==> flow/design.v <==
module uart_rx #(
    parameter CLOCKS_PER_PULSE = 4 ,  
              BITS_PER_WORD = 8,  
              W_OUT = 24  
) (
    input clk,rst_n,rx,
    output reg m_valid,
    output reg [W_OUT-1:0] m_data 
);
    localparam  IDLE    = 2'b00, 
                START   = 2'b01, 
                DATA    = 2'b10, 
                STOP    = 2'b11;
  	reg [1:0] state; 
    localparam NUM_WORDS = W_OUT / BITS_PER_WORD;
    reg[$clog2(CLOCKS_PER_PULSE)-1:0] c_clocks;
    reg[$clog2(BITS_PER_WORD)-1:0] c_bits;
    reg[$clog2(NUM_WORDS)-1:0] c_words;
    always @(posedge clk or negedge rst_n) begin
        if (!rst_n) begin
            {c_words,c_bits,c_clocks,m_valid,m_data} <= 1'b0;
            state <= IDLE;
        end else begin
            m_valid <= 0;
            case(state)
                IDLE: if(rx == 0)
                    state <= START;
                START: if(c_clocks == CLOCKS_PER_PULSE/2 - 1) begin
                        c_clocks <= 0;
                        state <= DATA;
                    end else begin
                        c_clocks <= c_clocks + 1;
                    end
              DATA:   if(c_clocks == CLOCKS_PER_PULSE-1)begin
                            c_clocks <= 0;
                            m_data <= {rx, m_data[W_OUT-1:1]};  
                            if(c_bits == BITS_PER_WORD-1) begin
                                c_bits <= 0;
                                state <= STOP;  
                                if(c_words == NUM_WORDS - 1) begin
                                    m_valid <= 1;  
                                    c_words <= 0;  
                                end else c_words <= c_words + 1;  
                            end else c_bits <= c_bits + 1;  
                        end else c_clocks <= c_clocks + 1;  
                STOP: if(c_clocks == CLOCKS_PER_PULSE - 1) begin
                        c_clocks <= 0;
                        state <= IDLE;  
                    end else c_clocks <= c_clocks + 1;
            endcase
        end
    end        
endmodule
module pwm_9ch #(
    parameter RESOLUTION = 16
)(
    input  wire                 clk,
    input  wire                 rst_n,
    input  wire [RESOLUTION-1:0] duty0,
    input  wire [RESOLUTION-1:0] duty1,
    input  wire [RESOLUTION-1:0] duty2,
    input  wire [RESOLUTION-1:0] duty3,
    input  wire [RESOLUTION-1:0] duty4,
    input  wire [RESOLUTION-1:0] duty5,
    input  wire [RESOLUTION-1:0] duty6,
    input  wire [RESOLUTION-1:0] duty7,
    input  wire [RESOLUTION-1:0] duty8,
    output reg  [8:0]           pwm_out
);
    reg [RESOLUTION-1:0] counter;
    always @(posedge clk or negedge rst_n) begin
        if (!rst_n)
            counter <= {RESOLUTION{1'b0}};
        else
            counter <= counter + 1;
    end
    always @(posedge clk or negedge rst_n) begin
        if (!rst_n) begin
            pwm_out <= 9'b0;
        end else begin
            pwm_out[0] <= (counter < duty0);
            pwm_out[1] <= (counter < duty1);
            pwm_out[2] <= (counter < duty2);
            pwm_out[3] <= (counter < duty3);
            pwm_out[4] <= (counter < duty4);
            pwm_out[5] <= (counter < duty5);
            pwm_out[6] <= (counter < duty6);
            pwm_out[7] <= (counter < duty7);
            pwm_out[8] <= (counter < duty8);
        end
    end
endmodule
module sev_seg_decorder(
    input [3:0] digit,
    output reg [6:0] seg
);
    always @(*)begin
        case(digit)
           4'd0: seg  = 7'b1000000;  
            4'd1: seg  = 7'b1111001;  
            4'd2: seg  = 7'b0100100;  
            4'd3: seg  = 7'b0110000;  
            4'd4: seg  = 7'b0011001;  
            4'd5: seg  = 7'b0010010;  
            4'd6: seg  = 7'b0000010;  
            4'd7: seg  = 7'b1111000;  
            4'd8: seg  = 7'b0000000;  
            4'd9: seg  = 7'b0010000;  
            4'd10: seg = 7'b0001000;  
            4'd11: seg = 7'b0000011;  
            4'd12: seg = 7'b1000110;  
            4'd13: seg = 7'b0100001;  
            4'd14: seg = 7'b0000110;  
            4'd15: seg = 7'b0001110;  
            default: seg = 7'b0111111;  
        endcase 
        end
endmodule
module uart_pwm_data_store #(
    parameter WIDTH = 16,
    parameter CHANNELS = 9
)(
    input  wire              clk,
    input  wire              rst_n,
    input  wire              rx_valid,
    input  wire [WIDTH-1:0]  rx_data,
    output reg  [3:0]        pkt_count,
    output reg [WIDTH-1:0] duty0,
    output reg [WIDTH-1:0] duty1,
    output reg [WIDTH-1:0] duty2,
    output reg [WIDTH-1:0] duty3,
    output reg [WIDTH-1:0] duty4,
    output reg [WIDTH-1:0] duty5,
    output reg [WIDTH-1:0] duty6,
    output reg [WIDTH-1:0] duty7,
    output reg [WIDTH-1:0] duty8
);
    reg [WIDTH-1:0] duty_reg [0:CHANNELS-1];
    integer k;
    always @(posedge clk or negedge rst_n) begin
        if (!rst_n) begin
            pkt_count <= 4'd0;
            for (k = 0; k < CHANNELS; k = k + 1)
                duty_reg[k] <= {WIDTH{1'b0}};
            duty0 <= 0; duty1 <= 0; duty2 <= 0;
            duty3 <= 0; duty4 <= 0; duty5 <= 0;
            duty6 <= 0; duty7 <= 0; duty8 <= 0;
        end else if (rx_valid) begin
            duty_reg[pkt_count] <= rx_data;
            duty0 <= duty_reg[0];
            duty1 <= duty_reg[1];
            duty2 <= duty_reg[2];
            duty3 <= duty_reg[3];
            duty4 <= duty_reg[4];
            duty5 <= duty_reg[5];
            duty6 <= duty_reg[6];
            duty7 <= duty_reg[7];
            duty8 <= duty_reg[8];
            if (pkt_count == CHANNELS-1)
                pkt_count <= 4'd0;
            else
                pkt_count <= pkt_count + 1;
        end
    end
endmodule
module uart_pwm_top (
    input  wire        clk,         
    input  wire        rst_n,       
    input  wire        uart_rx,     
    output wire [8:0]  pwm_out,     
    output wire [6:0] seg0,
    output wire [6:0] seg1,
    output wire [6:0] seg2,
    output wire [6:0] seg3,
    output wire [3:0] pkt_count
);
    wire        rx_valid;
    wire [15:0] rx_data;
    uart_rx #(.CLOCKS_PER_PULSE(434),  
              .BITS_PER_WORD(8), 
              .W_OUT(16) 
    ) uart_rx_inst (
        .clk(clk),
        .rst_n(rst_n),
        .rx(uart_rx),
        .m_data(rx_data),
        .m_valid(rx_valid)
    );
    wire [15:0] duty0, duty1, duty2, duty3, duty4, duty5, duty6, duty7, duty8;
    uart_pwm_data_store #(
        .WIDTH(16),
        .CHANNELS(9)
    ) data_store_inst (
        .clk(clk),
        .rst_n(rst_n),
        .rx_valid(rx_valid),
        .rx_data(rx_data),
        .pkt_count(pkt_count),
        .duty0(duty0), .duty1(duty1), .duty2(duty2),
        .duty3(duty3), .duty4(duty4), .duty5(duty5),
        .duty6(duty6), .duty7(duty7), .duty8(duty8)
    );
    pwm_9ch #(
        .RESOLUTION(16)
    ) pwm_inst (
        .clk(clk),
        .rst_n(rst_n),
        .duty0(duty0),
        .duty1(duty1),
        .duty2(duty2),
        .duty3(duty3),
        .duty4(duty4),
        .duty5(duty5),
        .duty6(duty6),
        .duty7(duty7),
        .duty8(duty8),
        .pwm_out(pwm_out)
    );
    wire [3:0] digit0 = rx_data[3:0];     
    wire [3:0] digit1 = rx_data[7:4];
    wire [3:0] digit2 = rx_data[11:8];
    wire [3:0] digit3 = rx_data[15:12];   
    sev_seg_decorder seg_inst0 (.digit(digit0), .seg(seg0));
    sev_seg_decorder seg_inst1 (.digit(digit1), .seg(seg1));
    sev_seg_decorder seg_inst2 (.digit(digit2), .seg(seg2));
    sev_seg_decorder seg_inst3 (.digit(digit3), .seg(seg3));
endmodule
* From RTL to reports: uart_pwm_top *
Tool output for the design above, in the order of the flow.
Line numbers count from 1 in the design file above.
Library cell names are shortened.
A cell with n/a has no value.

set-up
  top = uart_pwm_top
  clock port = clk
  standard-cell library = sky130hd
  library corner = tt_025C_1v80

* After elaboration *
Counts by Yosys on the flattened word-level netlist (proc, flatten, opt, wreduce). Print and check cells are left out. Cells with the same type and inputs are merged into one.
Yosys's memory passes give these memory sizes; they may raise the number of words (mostly to a power of two), join words into wider ones and drop unused or constant bits.

operators by class
  bitwise operators = 0
  div/mod/pow operators = 0
  multiplexer cells = 16
  shift-type cells = 0
  $mul = 0
  reductions and logical operators = 17
  $lt $le $gt $ge = 9
  eq/ne operators = 19
  add/subtract/negate cells = 5

operators by type and width
  kind                                            count
  < comparator 16 bit                             9
  AND reduction 2 bit                             10
  case mux 9 bit (select 2 bit)                   1
  2-to-1 mux 9 bit                                2
  adder 16 x 1 -> 16 bit (second input constant)  1
  == test 4 x 3 -> 1 bit (second input constant)  4
  2-to-1 mux 2 bit                                5
  adder 9 x 1 -> 9 bit (second input constant)    1
  == test 9 x 8 -> 1 bit (second input constant)  1
  == test 9 bit (second input constant)           1
  != test 2 x 1 -> 1 bit (second input constant)  4
  == test 4 x 2 -> 1 bit (second input constant)  2
  case mux 2 bit (select 4 bit)                   1
  AND reduction 6 bit                             1
  2-to-1 mux 1 bit                                5
  == test 2 bit (second input constant)           2
  adder 4 x 1 -> 4 bit (second input constant)    1
  == test 4 x 1 -> 1 bit (second input constant)  1
  == test 4 bit (second input constant)           1
  zero test 4 bit                                 1
  nonzero test 4 bit                              1
  2-to-1 mux 4 bit                                1
  adder 3 x 1 -> 3 bit (second input constant)    1
  == test 3 bit (second input constant)           1
  AND reduction 3 bit                             1
  nonzero test 3 bit                              1
  2-to-1 mux 3 bit                                1
  == test 2 x 1 -> 1 bit (second input constant)  1

Not listed: further kinds 4, cells in them 4.

bit counts
  latch bits = 0
  input bits = 3
  ROM bits = 448
  bits in writable memories = 0
  memories kept = 4
  flip-flop bits (word level) = 349
  clocked read ports x word width = 0

memories
  name             words  width  read ports  write ports  line  source
  (no name shown)  16     7      1           0            98    case(digit)
  (no name shown)  16     7      1           0            98
  (no name shown)  16     7      1           0            98
  (no name shown)  16     7      1           0            98

* Logic depth *
Longest topological path by Yosys (ltp), each cell counted once; first at word level (registers and memories cut), then after technology mapping (sequential cells cut; the memories' decode and read muxes count).

logic depth
  depth in word-level cells = 4
  ABC_AREA = 1
  mapped depth = 11
  mapped depth without buffers = 10

* After synthesis *
The flow's flattened synthesis, as Yosys stat reports it; memories are mapped. The netlist is that of the ABC_AREA named above (0 if unset); the other value can give another one.

cells by type
  type      count  area in all (um^2)
  dfrtp_1   350    8758.4
  nand2_1   572    2.15E+03
  ha_1      169    2.11E+03
  o21ai_0   320    1.6E+03
  inv_1     229    859.574
  a21oi_1   83     415.398
  nor2_1    79     296.534
  buf_2     38     190.182
  clkbuf_1  41     153.898
  nor3_1    22     110.106
  nand3_1   21     105.101
  o21ai_2   10     87.584
  nand4_1   12     75.072
  xnor2_1   8      70.067
  xor2_1    8      70.067
  a32o_1    4      40.038
  buf_6     3      33.782
  buf_4     4      30.029

Other cell types: 9; their cells: 11.

mapped netlist
  buffers = 87
  sequential part of the area = 8784.7 um^2
  cells in the netlist = 1984
  cell area after synthesis = 17255.3 um^2
  flip-flops = 351

* Timing after synthesis *
OpenSTA on the mapped netlist: ideal clock, no wires. The path of least setup slack (recovery checks aside). Input and output delay are each 20% of the period. Register names are those of the netlist, which keeps one name where synthesis merged equal registers.

path after synthesis
  path kind = register -> output
  from = register uart_rx_inst.m_data[12]
  to = output seg3[3]
  driving pins on the path = 7
  clock period = 20000 ps
  path buffers = 1
  required time = 16000 ps
  delay of the path = 1428 ps
  arrival time = 1428 ps
  slack = 14572 ps
  synthesis period reached = 5428 ps

"delay of the path" is the arrival time less input delay plus setup time.
At an output port there is no setup time.
"driving pins on the path": output pins that drive a net of the path, with the launching flip-flop's if there is one; two outputs of one cell count as two.
"synthesis period reached" = period - worst setup slack (recovery checks aside). The figure is calculated, with input and output delays left at 20% of the set period.
Between the ends stands the longest chain of elaborated cells between them, by number of cells; it is not shown to be the way that was timed. Of several equally long chains one is given.
A line is the first line of the expression or statement that the cell stems from. Yosys adds cells for indexed reads and writes and turns some case tables into memories.
The chain passes a memory read, where the word-level depth is cut; so it can be longer than that depth.

between the ends, after synthesis
  cells stage by stage = dfrtp_1 > inv_1 > clkbuf_1 > ha_1 > a21oi_1 > o21ai_0 > nand2_1
  cells in the longest elaborated chain = 1

RTL lines, path after synthesis
  item                 line  source
  from (decl)          8     output reg [W_OUT-1:0] m_data
  from (assign)        36    m_data <= {rx, m_data[W_OUT-1:1]};
  memory (16 x 7 bit)  98    case(digit)
  to (decl)            174   output wire [6:0] seg3,

* Timing after layout *
From the final timing report of job 1: the path of least setup slack in the routed layout; clock arrival at registers is part of the times.
The path's times are printed in steps of 10 ps; the period is the one set.

path post-layout
  path kind = register -> output
  from = register uart_rx_inst.m_data[13]
  to = output seg3[0]
  path buffers = 2
  arrival time = 3280 ps
  driving pins on the path = 9
  clock period = 20000 ps
  slack = 12720 ps
  required time = 16000 ps

Between the ends stands the longest chain of elaborated cells between them, by number of cells; it is not shown to be the way that was timed. Of several equally long chains one is given.
The chain passes a memory read, where the word-level depth is cut; so it can be longer than that depth.

between the ends, post-layout
  cells stage by stage = dfrtp_1 > inv_1 > clkbuf_1 > ha_1 > inv_1 > o21ai_0 > o21ai_0 > nand2_1 > clkdlybuf4s50_1
  cells in the longest elaborated chain = 1

RTL lines, path post-layout
  item                 line  source
  from (decl)          8     output reg [W_OUT-1:0] m_data
  from (assign)        36    m_data <= {rx, m_data[W_OUT-1:1]};
  memory (16 x 7 bit)  98    case(digit)
  to (decl)            174   output wire [6:0] seg3,

Data sheet: physical implementation of uart_pwm_top

Top module uart_pwm_top; platform sky130hd; tools Yosys and OpenROAD; 3 stored runs in no particular order. Input and output delays are each 20% of the period that was set; the output load is 0.01 pF.
"clock period reached" means the clock period less the worst setup slack. The figure is calculated, with input and output delays left at 20% of the set period.
By "time used up by the worst setup path" is meant the share of the clock period that the worst setup path is allowed (20% is reserved at inputs, 20% at outputs), minus its slack. Clock arrival times at its registers enter into it.
"power" rests on the timing tool's default activity at the inputs, not on a simulated workload.
"time used up by the worst setup path" is known to 10 ps.
A setting shown as -- is not set for that run.

name                                           job 1               job 2               job 3
ABC_AREA                                       1                   --                  --
CAP_MARGIN                                     5                   20                  20
CELL_PAD_IN_SITES_DETAIL_PLACEMENT             1                   --                  1
CORE_MARGIN                                    3                   2                   2
CORE_UTILIZATION                               40                  40                  19
GPL_TIMING_DRIVEN                              0                   --                  --
period_ns                                      20.0                6.82                3.92
SLEW_MARGIN                                    20                  20                  20
SETUP_SLACK_MARGIN                             --                  0.62                0.86
TNS_END_PERCENT                                --                  --                  75
chip area after synthesis (Yosys) (um^2)       17255.3             17459.2             17459.2
total die area (um^2)                          45665.6             45334.9             94331.9
standard-cell area of the final layout (um^2)  19864.1             19601.3             20693.6
utilization after layout (%)                   46.9                45.5                22.6
worst setup slack after layout (ps)            12723               2675                928
sum of negative setup slack (ps)               0                   0                   0
power (mW)                                     1.479               4.145               7.225
clock period reached (ps)                      7277                4145                2992
time used up by the worst setup path (ps)      3280                2780                2210
type of the worst setup path                   register -> output  register -> output  register -> output
